==> flow/design.v <==
`timescale 1ns / 1ps
module main(
	input clk,
	input rst,
	input echo,
	input canal_serial_receptor,
	output canal_serial_transmisor,
	output servo1,
	output servo2,
	output servo3,
	output servo4,
	output servo5,
	output [7:0] leds,
	output trig,
	output [7:0] seg,
	output [3:0] an
    );	
		wire [8:0] distancia;
		wire [13:0] decimal;
		wire [7:0] ang_servo_1;
		wire [7:0] ang_servo_2;
		wire [7:0] ang_servo_3;
		wire [7:0] ang_servo_4;
		wire [7:0] ang_servo_5;
		assign leds = decimal[7:0];
		servo_pwm servo_pwm1 (
			.pos(ang_servo_1),  
			.clk(clk),
			.rst(rst),
			.servo_pulse(servo1)
		);
		servo_pwm servo_pwm2(
			.pos(ang_servo_2),  
			.clk(clk),
			.rst(rst),
			.servo_pulse(servo2)
		);
		servo_pwm servo_pwm3 (
			.pos(ang_servo_3),  
			.clk(clk),
			.rst(rst),
			.servo_pulse(servo3)
		);
		servo_pwm servo_pwm4 (
			.pos(ang_servo_4),  
			.clk(clk),
			.rst(rst),
			.servo_pulse(servo4)
		);
		servo_pwm servo_pwm5 (
			.pos(ang_servo_5),  
			.clk(clk),
			.rst(rst),
			.servo_pulse(servo5)
		);
		controlador_sensor_distancia controlador_sensor_distancia(
			.echo(echo),
			.clk(clk),
			.rst(rst),
			.distancia(distancia),
			.trig(trig)
		);
		controlador_etapa controlador_etapa(
			.distancia(distancia),
			.clk(clk),
			.rst(rst),
			.canal_serial_receptor(canal_serial_receptor),
			.decimal(decimal),
			.canal_serial_transmisor(canal_serial_transmisor),
			.ang_servo_1(ang_servo_1),
			.ang_servo_2(ang_servo_2),
			.ang_servo_3(ang_servo_3),
			.ang_servo_4(ang_servo_4),
			.ang_servo_5(ang_servo_5)
		);
		SevenSeg SevenSeg(
			.clk(clk),
			.rst(rst),
			.decimal({5'b00000, distancia}),
			.an(an),
			.seg(seg)
			);
endmodule
`timescale 1ns / 1ps
module servo_pwm(
  input [7:0] pos,
  input clk,  
  input rst,
  output reg servo_pulse
    );
  parameter ClkDiv = 195;     
  parameter init = 12'b000010001100;  
  reg [7:0] ClkCount;  
  reg ClkTick;
  reg [12:0] PulseCount;
  reg [11:0] count;
  always @(posedge clk) begin
	if (rst) ClkTick <= 0;
	else ClkTick <= (ClkCount==ClkDiv-2);
  end
  always @(posedge clk) begin
	if (rst) ClkCount <= 0;
	else if(ClkTick) ClkCount <= 0; else ClkCount <= ClkCount + 1;
  end
  always @(posedge clk) begin
	if (rst) PulseCount <= 0;
	else if(ClkTick) begin
		PulseCount <= PulseCount + 1;
		if (PulseCount == 5128) begin  
			PulseCount <= 0;
		end
	end
  end
  always @(*) count = init +  {4'b0000, pos} +  {4'b0000, pos} ;
  always @(posedge clk) begin
	if (rst) servo_pulse <= 0;
	else servo_pulse <= (PulseCount < count);
  end
endmodule
`timescale 1ns / 1ps
module controlador_sensor_distancia(
		input echo,
		input clk,
		input rst,
		output reg trig,
		output reg [18:0] distancia,
		output reg timeout,
		output reg [2:0] state,
		output [13:0] decimal
    );
	 parameter ENVIANDO_PULSO = 0, RECIBIENDO_PULSO = 1, ESPERANDO_PULSO = 2, EN_ESPERA = 3, DELAY= 4;
	 parameter tiempo10us = 500, TIMEOUT = 20000, TIEMPO_DELAY = 20000;
	 reg [35:0] contador_10us;
	 reg [35:0] contador_echo;
	 reg [35:0] contador_en_espera;
	 reg [18:0] distancia_temporal;
	 reg [30:0] contador_timeout;
	 reg [30:0] cont_delay;
	 reg [31:0] distancias_anteriores[4:0];
	 always @(posedge clk) begin : seq
		reg [18:0] distancia_v;
		reg  trig_v;
		distancia_v = distancia;
		trig_v = trig;
		if (rst) begin
			state = ENVIANDO_PULSO;
			contador_10us = 0;
			contador_echo = 0;
			contador_en_espera = 0;
			trig_v = 0;
			contador_timeout = 0;
			timeout = 0;
			distancia_v = 0;
			distancia_temporal = 0;
			cont_delay = 0;
			distancias_anteriores[0] = 0;
			distancias_anteriores[1] = 0;
			distancias_anteriores[2] = 0;
			distancias_anteriores[3] = 0;
			distancias_anteriores[4] = 0;
		end else if (state == ENVIANDO_PULSO) begin
			trig_v = 1;
			contador_10us = contador_10us + 1;
			if (contador_10us >= tiempo10us) begin
				trig_v = 0;
				contador_10us = 0;
				contador_timeout = 0;
				state = ESPERANDO_PULSO;
			end
		end else if (state == ESPERANDO_PULSO) begin
			contador_timeout = contador_timeout + 1;
			if (echo) begin
				state = RECIBIENDO_PULSO;
				contador_echo = 0;
			end else if (contador_timeout >= TIMEOUT) begin
				state = ENVIANDO_PULSO;
			end 
		end else if (state == RECIBIENDO_PULSO) begin
			contador_echo = contador_echo + 1;
			if (!echo) begin
				state = EN_ESPERA;
				contador_en_espera = 0;
			end
		end else if (state == EN_ESPERA) begin
			if(contador_en_espera < contador_echo) begin
				contador_en_espera = contador_en_espera + 2900;  
				distancia_temporal = distancia_temporal + 1;
			end
			else if (distancia_temporal < 35 && distancia_temporal >4) begin
				distancias_anteriores[0] = distancias_anteriores[1];
				distancias_anteriores[1] = distancias_anteriores[2];
				distancias_anteriores[2] = distancias_anteriores[3];
				distancias_anteriores[3] = distancias_anteriores[4];
				distancias_anteriores[4] = distancia_temporal - 1;
				if (distancias_anteriores[0] == distancias_anteriores[1] && 
					distancias_anteriores[1] == distancias_anteriores[2] && 
					distancias_anteriores[2] == distancias_anteriores[3] && 
					distancias_anteriores[3] == distancias_anteriores[4]) begin
					distancia_v = distancias_anteriores[4];
				end		
				distancia_temporal = 0;
				contador_echo = 0;
				contador_en_espera = 0;
				state = DELAY;
			end else begin
				distancia_temporal = 0;
				contador_echo = 0;
				contador_en_espera = 0;
				state = DELAY;
			end
		end
		else if (state == DELAY) begin
			if (cont_delay == TIEMPO_DELAY) begin
				state = ENVIANDO_PULSO;
				cont_delay = 0;
			end else cont_delay = cont_delay + 1;
		end
			distancia <= distancia_v;
		trig <= trig_v;
	end
	assign decimal = distancia;
endmodule
`timescale 1ns / 1ps
module controlador_etapa(
		input [8:0] distancia,  
		input clk,
		input rst,
		input canal_serial_receptor,
		output [13:0] decimal,
		output canal_serial_transmisor,
		output [7:0] ang_servo_1,
		output [7:0] ang_servo_2,
		output [7:0] ang_servo_3,
		output [7:0] ang_servo_4,
		output [7:0] ang_servo_5
    );
	 wire [7:0] recepcion_ang_2, recepcion_ang_3, recepcion_ang_4;
	 wire [8:0] distancia_para_mapear;
	 wire [7:0] distancia_mapeada;
	 assign distancia_para_mapear = (distancia >= 5) ?  distancia - 5: 0;
	 parameter x5cm = 0, z5cm = 110, x0cm = 0, z0cm = 0, y0cm = 0;
	 parameter xpunto = 127;
	 wire [7:0] ypunto;
	 parameter tiempo_espera = 1000;
	 parameter limite_distancia_superior = 14;
	 parameter limite_distancia_inferior = 4;
	 parameter BUSCANDO_SUBIENDO = 0, BUSCANDO_BAJANDO = 1, PESCANDO_OBJETO = 2, LEVANTANDO_OBJETO = 3,DEJANDO_OBJETO = 4, IDLE = 5;
	 reg [7:0] x, y, z;
	 reg [25:0] cont_x, cont_y;
	 reg [7:0] cont_angulo_y;
	 reg [25:0] cont_divider;
	 assign ang_servo_1 = cont_angulo_y;
	 assign ang_servo_2 = recepcion_ang_2;
	 assign ang_servo_3 = recepcion_ang_3;
	 assign ang_servo_4 = recepcion_ang_4;
	 assign ang_servo_5 = 128;
	 assign ypunto = cont_angulo_y > 128 ? 64 : 192;
	 wire tick_transmisor;
	 wire tick_receptor;
	 wire clk_div_transmisor;
	 wire clk_div_receptor;
	 reg [3:0] state;
	 assign decimal = state;
	 receptor_serial receptor_serial(
			.clk(clk),
			.rst(rst),
			.en(tick_receptor),
			.canal_serial(canal_serial_receptor),
			.angulo_servo_2(recepcion_ang_2),
			.angulo_servo_3(recepcion_ang_3),
			.angulo_servo_4(recepcion_ang_4)
		);
	transmisor_serial transmisor_serial(
		 .clk(clk),
		 .rst(rst),
		 .en(tick_transmisor),
		 .x(x),
		 .y(y),
		 .z(z),
		.canal_serial(canal_serial_transmisor)
    );
		clockDivider clockDivider_transmisor(
			.clock(clk),
			.rst(rst),
			.constante(16'd1000),
			.clk(clk_div_transmisor),
			.tick(tick_transmisor)
		);
		clockDivider clockDivider_receptor(
			.clock(clk),
			.rst(rst),
			.constante(16'd50),
			.clk(clk_div_receptor),
			.tick(tick_receptor)
		);
		ROM_mapeo_distancia ROM_mapeo_distancia(
			.distancia(distancia_para_mapear),
			.distancia_mapeada(distancia_mapeada)
		);
	 always @(posedge clk) begin : seq
		reg [7:0] x_v;
		reg [7:0] y_v;
		reg [7:0] z_v;
		reg [7:0] cont_angulo_y_v;
		reg [3:0] state_v;
		x_v = x;
		y_v = y;
		z_v = z;
		cont_angulo_y_v = cont_angulo_y;
		state_v = state;
		if (rst) begin
			x_v = 0;
			y_v = 0;
			z_v = 90;
			state_v = BUSCANDO_SUBIENDO;
			cont_divider = 0;
			cont_angulo_y_v = 0;
			cont_x = 0;
			cont_y = 0;
		end else
		case(state_v)
			BUSCANDO_SUBIENDO: begin
				cont_divider = cont_divider + 1;
				if (distancia <= limite_distancia_superior && distancia >= limite_distancia_inferior) begin
					state_v = PESCANDO_OBJETO;
					x_v = distancia_mapeada;
				end
				else if (cont_divider == tiempo_espera) begin
					cont_divider = 0;
					cont_angulo_y_v = cont_angulo_y_v + 1;
					if (cont_angulo_y_v == 255) state_v = BUSCANDO_BAJANDO;
				end
			end
			BUSCANDO_BAJANDO: begin
				cont_divider = cont_divider + 1;
				if (distancia <= limite_distancia_superior && distancia >= limite_distancia_inferior) begin
					state_v = PESCANDO_OBJETO;
					x_v = distancia_mapeada;
				end
				else if (cont_divider == tiempo_espera) begin
					cont_divider = 0;
					cont_angulo_y_v = cont_angulo_y_v - 1;
					if (cont_angulo_y_v == 0) state_v = BUSCANDO_SUBIENDO;
				end
			end
			PESCANDO_OBJETO: begin
				if (cont_x == tiempo_espera) begin
					cont_x = 0;
					if (x_v == distancia_mapeada) begin
						if (z_v == z0cm) begin
							state_v = LEVANTANDO_OBJETO;
						end else z_v = z_v - 1;
					end else x_v = x_v + 1;
				end else cont_x = cont_x + 1;
			end
			LEVANTANDO_OBJETO: begin
				if (cont_x == tiempo_espera) begin
					cont_x = 0;
					if (z_v == z5cm) begin
						if (x_v == x5cm) begin
							state_v = DEJANDO_OBJETO;
						end else x_v = x_v - 1;
					end else z_v = z_v + 1;
				end else cont_x = cont_x + 1;
			end
			DEJANDO_OBJETO: begin
				if (cont_x == tiempo_espera) begin
					if (x_v == xpunto) begin
						state_v = IDLE;
					end else if (x_v < xpunto) x_v = x_v + 1;
					else x_v = x_v -1;
				end else cont_x = cont_x + 1;
			end
			IDLE: begin
				if (cont_x == tiempo_espera) begin
					cont_x = 0;
					if (z_v == z5cm) begin
						if (x_v == x5cm) begin
							z_v = 90;
							state_v = BUSCANDO_SUBIENDO;
						end else x_v = x_v - 1;
					end else z_v = z_v + 1;
				end else cont_x = cont_x + 1;
			end
		endcase
		x <= x_v;
		y <= y_v;
		z <= z_v;
		cont_angulo_y <= cont_angulo_y_v;
		state <= state_v;
	end
endmodule
`timescale 1ns / 1ps
module receptor_serial(
		input clk,
		input rst,
		input en,
		input canal_serial,
		output reg [7:0] angulo_servo_1,
		output reg [7:0] angulo_servo_2,
		output reg [7:0] angulo_servo_3,
		output reg [7:0] angulo_servo_4,
		output reg [2:0] state
    );
	 reg [5:0] cont_data;
	 reg [6:0] cont_nivelacion;
	 reg [5:0] cont_50;
	 reg [1:0] cont_servo;
	 reg [31:0] data;
	 reg listo;
	 parameter STAND_BY = 3'b000, LEVELING_CLOCK = 3'b011, RECEIVING = 3'b001, HOLA = 3'b010;
	 parameter ciclo = 10;
	 parameter nivelacion = 14;
	 parameter num_datos = 8;
	 always @(posedge clk) begin : seq
		reg [7:0] angulo_servo_1_v;
		reg [7:0] angulo_servo_2_v;
		reg [7:0] angulo_servo_3_v;
		reg [7:0] angulo_servo_4_v;
		angulo_servo_1_v = angulo_servo_1;
		angulo_servo_2_v = angulo_servo_2;
		angulo_servo_3_v = angulo_servo_3;
		angulo_servo_4_v = angulo_servo_4;
	  if (rst) begin
		state = STAND_BY;
		cont_data = 0;
		cont_nivelacion = 1;
		cont_50 =ciclo;
		listo = 0;
		cont_servo =0;
		data = 0;
		angulo_servo_1_v = 0;
		angulo_servo_2_v = 0;
		angulo_servo_3_v = 0;
		angulo_servo_4_v = 0;
	  end else if (en) begin
		 if (listo) begin
			case(cont_servo)
				1: angulo_servo_1_v = data[7:0];
				2: angulo_servo_2_v = data[7:0];
				3: angulo_servo_3_v = data[7:0];
				0: angulo_servo_4_v = data[7:0];
			endcase
		 end
		 case(state)
			STAND_BY: begin
				if (!canal_serial) state = LEVELING_CLOCK;
			end
			LEVELING_CLOCK: begin
				if (cont_nivelacion == nivelacion) begin
					state = RECEIVING;
					cont_nivelacion = 1;
					cont_50 = ciclo;
				end else cont_nivelacion = cont_nivelacion + 1;
			end	
			RECEIVING: begin
				if (cont_50 == ciclo) begin
					cont_50 = 1;
					if (cont_data == num_datos) begin
						cont_servo = cont_servo + 1;
						state = STAND_BY;
						listo = 1;
						cont_data = 0;
					end else if (cont_data < num_datos) begin
						listo = 0;
						data[cont_data] = canal_serial;
						cont_data = cont_data + 1;
					end  
				end else cont_50 = cont_50 + 1;
			end
			HOLA: begin
				state = STAND_BY;
			end
		 endcase
	  end
		angulo_servo_1 <= angulo_servo_1_v;
		angulo_servo_2 <= angulo_servo_2_v;
		angulo_servo_3 <= angulo_servo_3_v;
		angulo_servo_4 <= angulo_servo_4_v;
	end
endmodule
`timescale 1ns / 1ps
module transmisor_serial(
		input clk,
		input rst,
		input en,  
		input [7:0] x,
		input [7:0] y,
		input [7:0] z,
		output reg canal_serial,
		output [13:0] decimal
    );
	 reg [5:0] cont_data;
	 reg [18:0] cont_delay;
	 reg state;
	 wire [29:0] data;
	 assign data = {1'b1,z,1'b0,1'b1,y,1'b0,1'b1,x,1'b0};
	 parameter IDLE = 1'b0, TR = 1'b1;
	 parameter DELAY_IDLE = 30;
	 always @(posedge clk) begin
		if (rst) begin
			state = TR;
			cont_data = 0;
			cont_delay = 0;
			canal_serial = 0;
		end else if (en) begin
		case(state)
			TR: begin
				canal_serial = data[cont_data];
				cont_data = cont_data + 1;
				if (cont_data ==30) begin
					cont_data = 0;
					state = IDLE;
				end
			end
			IDLE: begin
				canal_serial = 1;
				cont_delay = cont_delay + 1;
				if (cont_delay == DELAY_IDLE) begin  
					state = TR;
					cont_delay = 0;
				end
			end
		endcase
		end
	 end
	 assign decimal = cont_data;
endmodule
`timescale 1ns / 1ps
module clockDivider(
    input clock,
    input rst,
	 input [15:0] constante,
    output reg clk,
    output tick
    );
	reg [25:0] count;
	assign tick = (count == constante) && !clk;
	always @(posedge(clock)) begin
		if (rst) begin
			count <= 0;
			clk <= 0;
		end
		else if (count == constante) begin
			count <= 0;
			clk <= ~clk;
		end
		else begin
			count <= count + 1;
		end
	end
endmodule
`timescale 1ns / 1ps
`default_nettype none
module ROM_mapeo_distancia(distancia, distancia_mapeada);
input [8:0] distancia;
output reg [7:0] distancia_mapeada;
always @(*)
begin
	case (distancia)
		9'd0: distancia_mapeada = 0;
		9'd1: distancia_mapeada = 26;
		9'd2: distancia_mapeada = 51;
		9'd3: distancia_mapeada = 77;
		9'd4: distancia_mapeada = 102;
		9'd5: distancia_mapeada = 128;
		9'd6: distancia_mapeada = 153;
		9'd7: distancia_mapeada = 179;
		9'd8: distancia_mapeada = 204;
		9'd9: distancia_mapeada = 230;
		default: distancia_mapeada = 255;
	endcase
end
endmodule
`default_nettype wire
module SevenSeg(
		input clk,
		input rst,
		input [13:0] decimal,
		output [3:0] an,
		output [7:0] seg
    );
	 wire [15:0] bcd_out;
	 bcd decToBCD (
		.decimal(decimal),
		.bcd_out(bcd_out)
	 );
	 seven_seg BCDTo7Seg(
		.clk(clk),
		.rst(rst),
		.bcd_in(bcd_out),
		.seg(seg),
		.an(an)
	 );
endmodule
module bcd(
  decimal,
  bcd_out
);
  input 	 [13:0] decimal;
  output reg [15:0] bcd_out;
  reg [29:0] memreg;
  integer index;
  always @ (decimal) begin
    memreg [29:14] = 0;
    memreg [13:0] = decimal;
    for(index=0; index < 14; index = index+1)
      begin
        if(memreg[29:26] > 4) begin
          memreg[29:26] = memreg[29:26] + 3;
        end
        if(memreg[25:22] > 4) begin
          memreg[25:22] = memreg[25:22] + 3;
        end
        if(memreg[21:18] > 4) begin
          memreg[21:18] = memreg[21:18] + 3;
        end
        if(memreg[17:14] > 4) begin
          memreg[17:14] = memreg[17:14] + 3;
        end
        memreg = memreg << 1;
      end
    bcd_out = memreg[29:14];
  end
endmodule
module seven_seg(
	  clk,
	  rst,
	  bcd_in,
	  seg,
	  an
	);
  input 	[15:0]	bcd_in;
  input clk;
  input rst;
  output reg [7:0] seg;
  output [3:0] an;
	reg [15:0] disp_ctr;
	reg [6:0] sseg;
	reg [3:0] an_temp;
  	always @ (posedge(clk))
	begin
	  if (rst) begin
		disp_ctr = 0;
		an_temp = 4'b1111;
		sseg = 0;
		seg = 8'b11111111;
	  end else begin
		disp_ctr = disp_ctr + 1;
		if (disp_ctr >= 49999) begin
			an_temp = 4'b1110;
			sseg = bcd_in[3:0];
		end else if (disp_ctr <= 12499) begin
			an_temp = 4'b1101;
			sseg = bcd_in[7:4];
		end else if (disp_ctr <= 24999) begin
			an_temp = 4'b1011;
			sseg = bcd_in[11:8];
		end else if (disp_ctr <= 37499) begin
			an_temp = 4'b0111;
			sseg = bcd_in[15:12];
		end
		begin
		case(sseg)
			0:		seg = 8'b11000000;
			1:		seg = 8'b11111001;
			2:		seg = 8'b10100100;
			3:		seg = 8'b10110000;
			4:		seg = 8'b10011001;
			5:		seg = 8'b10010010;
			6:		seg = 8'b10000010;
			7:		seg = 8'b11111000;
			8:		seg = 8'b10000000;
			9:		seg = 8'b10011000;
			default:	seg = 8'b11111111;
		  endcase
		end
	  end
	end
	assign an = an_temp;
endmodule
# Tool chain data of main
# Tool output for the design above, in the order of the flow.
# Lines are those of the file above, counted from 1.
# Cell names lack the library's common part.
# Not given: n/a
# design
top,main
clock_port,clk
lib,sky130hd
lib_corner,tt_025C_1v80

# After elaboration
# Counts by Yosys on the flattened word-level netlist (proc, flatten, opt, wreduce). Print and check cells are left out.
# Yosys's memory passes give these memory sizes; they may raise the number of words (mostly to a power of two), join words into wider ones and drop unused or constant bits.
# op_classes
n_logic,16
n_shift,3
add_sub_neg,70
n_cmp,45
mux,140
n_eq,83
reduce_and_logical,75
# op_table
op,n
2-to-1 mux 36 bit,10
2-to-1 mux 8 bit,25
2-to-1 mux 4 bit,37
== test 32 bit,4
2-to-1 mux 31 bit,4
adder 26 x 1 -> 26 bit with constant B,4
2-to-1 mux 26 bit,4
> comparator 4 x 3 -> 1 bit with constant B,22
== test 26 x 10 -> 1 bit with constant B,3
adder 36 x 1 -> 36 bit with constant B,2
adder 4 x 2 -> 4 bit with constant B,18
2-to-1 mux 3 bit,23
adder 13 x 1 -> 13 bit with constant B,5
== test 13 bit with constant B,5
2-to-1 mux 13 bit,5
adder 8 x 1 -> 8 bit with constant B,8
adder 31 x 1 -> 31 bit with constant B,2
2-to-1 mux 19 bit,3
less-than comparator 13 x 12 -> 1 bit,4
case mux 26 bit (select 2 bit),1
adder 12 x 8 -> 12 bit,4
== test 8 bit with constant B,6
2-to-1 mux 7 bit,6
adder 19 x 1 -> 19 bit with constant B,2
adder 36 x 12 -> 36 bit with constant B,1
less-than comparator 36 bit,1
greater-or-equal comparator 36 x 9 -> 1 bit with constant B,1
adder 8 x 8 -> 9 bit with constant A,4
# Other operator kinds: 90; their cells: 218.
# bits
output_inout_bits,27
reg_bits,674
wordCells,498
n_memories,2
clocked_rd_ports_x_width,7
input_bits,4
rom_bits,240
# memory_table
memory,size,word_bits,rd,wr,line_no,source
(no name shown),16,8,1,0,560,case (distancia)
(no name shown),16,7,1,0,664,case(sseg)

# Longest topological paths
# Yosys ltp: most cells in a row. Word level: on the elaborated netlist, between registers, memories and ports. Mapped: between sequential cells and ports; inverters and the memories' decode and read muxes count.
# depth
word_depth,24
ABC_AREA,0
mapped_depth,28
ltp_nobuf,26

# Mapped cells and area
# Source: synth_stat.txt of the flow (Yosys; design flattened, memories mapped). It holds for the ABC_AREA given above (unset counts as 0); a run with the other value may have another netlist.
# types
type,n,type_area_um2
dfxtp_1,648,1.3E+04
nor2_1,690,2.59E+03
ha_1,182,2.28E+03
xnor2_1,234,2.05E+03
xor2_1,187,1.64E+03
nand2_1,365,1.37E+03
mux2i_1,118,1.18E+03
a21oi_1,234,1.17E+03
o21ai_0,210,1.05E+03
nand3_1,189,945.907
and3_1,122,763.232
nor3_1,142,710.682
nand4_1,105,656.88
clkbuf_1,172,645.619
inv_1,166,623.098
nor4_1,73,456.688
and2_1,71,444.176
or3_1,58,362.848
# Other cell types: 93; their cells: 681.
# synth_totals
seq_area_um2,12972.4
stdcells,4647
flip_flops,648
area_um2,37323.3
buffers,217
# The figures by module come from a second, unflattened synthesis with its own total; it is not the netlist above.
# hier_totals
cells_unflattened,5035
hier_area_um2,41339.6
# Rows give one instance, submodules left out.
# modules
mod,n_inst,n_cells,mod_seq_area_um2,area_um2
controlador_sensor_distancia,1,1834,5805.6,15175.8
servo_pwm,5,147,460.4,1315.0
controlador_etapa,1,772,1581.5,5795.6
bcd,1,499,0.0,3473.3
receptor_serial,1,336,1281.2,3050.4
clockDivider,2,155,540.5,1357.6
seven_seg,1,289,680.7,2382.3
transmisor_serial,1,225,540.5,1945.6
ROM_mapeo_distancia,1,34,0.0,222.7
main,1,1,0.0,3.8
SevenSeg,1,0,0.0,0.0

# Worst setup path after synthesis
# Path of least setup slack by OpenSTA after synthesis, without wires, with an ideal clock, recovery checks aside; 20% of the period is set as input and as output delay. Where synthesis merged equal registers, the netlist keeps one of their names.
# synth_timing
path_type,register to register
start,register controlador_sensor_distancia.distancia[6]
end,register SevenSeg.BCDTo7Seg.seg[3]
tclk_ns,10.0
path_slack_ns,4.684
t_required_ns,9.886
delay_ns,5.316
t_first_pin_ns,0.000
setup_ns,0.114
t_arrival_ns,5.202
path_stages,28
path_buffers,2
period_less_setup_slack_ns,5.316
# "delay_ns" is the arrival time less input delay plus setup time.
# "path_stages": output pins that drive a net of the path, with the launching flip-flop's if there is one; two outputs of one cell count as two.
# "period_less_setup_slack_ns" is the clock period less the worst setup slack; recovery checks do not enter. This is arithmetic on one report: input and output delays are still those of the set period (20% each).
# Between the ends stands the longest chain of elaborated cells between them, by number of cells; it is not shown to be the way that was timed. Of several equally long chains one is given.
# A line is the first line of the expression or statement that the cell stems from. Yosys adds cells for indexed reads and writes and turns some case tables into memories.
# A register here has more assigning lines than the two given.
# synth_via
cell_sequence,dfxtp_1 -> inv_1 -> ha_1 -> inv_1 -> ha_1 -> or2_1 -> buf_2 -> a311oi_2 -> nor3_4 -> buf_6 -> nand3_2 -> a32oi_1 -> nor2_1 -> ha_1 -> inv_1 -> o21ai_0 -> a211oi_1 -> nor4b_4 -> a32oi_2 -> mux2i_2 -> o21ai_0 -> xnor2_1 -> o2111a_1 -> nor2_1 -> inv_1 -> ha_1 -> or3_1 -> a21bo_1
elab_chain_cells,17
cells_between,59
lines_between,13
cone_classes,add/sub: 18; compare: 18; mux: 23
# synth_lines
item,line_no,source
from (decl),126,"output reg [18:0] distancia,"
from (assign),218,distancia <= distancia_v;
adder 4 x 2 -> 4 bit,619,memreg[17:14] = memreg[17:14] + 3;
2-to-1 mux 4 bit,618,if(memreg[17:14] > 4) begin
> comparator 4 x 3 -> 1 bit,618,
2-to-1 mux 4 bit,618,
> comparator 4 x 3 -> 1 bit,618,
2-to-1 mux 4 bit,618,
adder 4 x 2 -> 4 bit,619,
[... 3 more ...],n/a,
adder 4 x 2 -> 4 bit,613,memreg[25:22] = memreg[25:22] + 3;
2-to-1 mux 4 bit,612,if(memreg[25:22] > 4) begin
2-to-1 mux 7 bit,659,end else if (disp_ctr <= 37499) begin
2-to-1 mux 7 bit,656,end else if (disp_ctr <= 24999) begin
2-to-1 mux 7 bit,653,end else if (disp_ctr <= 12499) begin
2-to-1 mux 7 bit,650,if (disp_ctr >= 49999) begin
2-to-1 mux 7 bit,643,if (rst) begin
to (assign),665,0: seg = 8'b11000000;
to (assign),666,1: seg = 8'b11111001;
to (decl),636,output reg [7:0] seg;

# Path in the finished layout
# From the final timing report of flow run 1: the path of least setup slack in the routed layout; clock arrival at registers is part of the times.
# layout_timing
path_type,register to register
start,register controlador_sensor_distancia.distancia[6]
end,register SevenSeg.BCDTo7Seg.seg[0]
tclk_ns,7.49
t_required_ns,7.98
t_arrival_ns,7.33
path_buffers,0
setup_ns,0.14
t_first_pin_ns,0.64
path_slack_ns,0.65
path_stages,27
# Between the ends stands the longest chain of elaborated cells between them, by number of cells; it is not shown to be the way that was timed. Of several equally long chains one is given.
# A register here has more assigning lines than the two given.
# layout_via
cell_sequence,dfxtp_1 -> inv_1 -> ha_1 -> inv_1 -> ha_1 -> xor2_1 -> a311oi_2 -> nor3_4 -> nand3_2 -> a32oi_1 -> nor2_1 -> ha_1 -> inv_1 -> o21ai_0 -> a211oi_1 -> nor4b_4 -> a32oi_2 -> mux2i_2 -> o21ai_0 -> xnor2_1 -> o2111a_1 -> nor2_1 -> inv_1 -> ha_1 -> or3_1 -> o21ai_0 -> a22oi_1
elab_chain_cells,17
cells_between,59
lines_between,13
cone_classes,add/sub: 18; compare: 18; mux: 23
# layout_lines
item,line_no,source
from (decl),126,"output reg [18:0] distancia,"
from (assign),218,distancia <= distancia_v;
adder 4 x 2 -> 4 bit,619,memreg[17:14] = memreg[17:14] + 3;
2-to-1 mux 4 bit,618,if(memreg[17:14] > 4) begin
> comparator 4 x 3 -> 1 bit,618,
2-to-1 mux 4 bit,618,
> comparator 4 x 3 -> 1 bit,618,
2-to-1 mux 4 bit,618,
adder 4 x 2 -> 4 bit,619,
[... 3 more ...],n/a,
adder 4 x 2 -> 4 bit,613,memreg[25:22] = memreg[25:22] + 3;
2-to-1 mux 4 bit,612,if(memreg[25:22] > 4) begin
2-to-1 mux 7 bit,659,end else if (disp_ctr <= 37499) begin
2-to-1 mux 7 bit,656,end else if (disp_ctr <= 24999) begin
2-to-1 mux 7 bit,653,end else if (disp_ctr <= 12499) begin
2-to-1 mux 7 bit,650,if (disp_ctr >= 49999) begin
2-to-1 mux 7 bit,643,if (rst) begin
to (assign),665,0: seg = 8'b11000000;
to (assign),666,1: seg = 8'b11111001;
to (decl),636,output reg [7:0] seg;

# main through Yosys and OpenROAD on sky130hd: 5 stored runs, unordered, with their settings and measured results. The constraints put input and output delay at 20% of the set period each and load the outputs with 0.01 pF.
# "clock_period_reached_ns": clock period set for the run, less the worst setup slack. It is reckoned from that one timing run; input and output delays stay at 20% of the period that was set.
# By "timing.worst_path_ns" is meant the share of the clock period that the worst setup path is allowed (20% is reserved at inputs, 20% at outputs), minus its slack. Clock arrival times at its registers enter into it.
# "power_uw" rests on the timing tool's default activity at the inputs, not on a simulated workload.
# A setting shown as . is not set for that run.
# A result given as . is not shown for that run.
run,CORE_UTILIZATION,period_ns,CAP_MARGIN,CORE_MARGIN,SLEW_MARGIN,ABC_AREA,CTS_CLUSTER_DIAMETER,MIN_ROUTING_LAYER,PLACE_DENSITY_LB_ADDON,CELL_PAD_IN_SITES_DETAIL_PLACEMENT,CTS_CLUSTER_SIZE,GPL_TIMING_DRIVEN,MAX_ROUTING_LAYER,PLACE_DENSITY,cell_area_final_um2,die_area_um2,power_uw,fin_tns_ns,worstSetupSlack_ns,layout_utilization_pct,synth_chip_area_um2,timing.worst_path_ns,path_kind,clock_period_reached_ns,final_hold_ws_ns
flow run 1,40,7.49,20,2,20,.,.,.,.,.,.,.,.,.,41239.6,95768.6,7743,0.000,0.653,44.4,37323.3,6.84,register to register,6.837,0.450
flow run 2,40,8.23,20,2,20,.,.,.,.,.,.,.,.,.,41168.2,95768.6,6987,0.000,1.366,44.3,37323.3,6.86,register to register,6.864,0.452
flow run 3,30,10.4,10,10,20,1,246,met2,0.15,.,.,.,.,.,41837.6,138220.0,5613,0.000,5.891,33.9,37124.4,4.51,register to register,4.509,0.436
flow run 4,40,4.42,20,6,20,.,376,met2,.,2,87,0,met4,0.93,.,.,.,.,.,.,.,.,.,.,.
flow run 5,40,10.0,20,2,20,.,.,met2,.,2,.,.,.,0.93,.,.,.,.,.,.,.,.,.,.,.
# Flow run 4: no results, clock tree synthesis failed with DPL-0033
# Flow run 5: no results, routing failed with GRT-0116
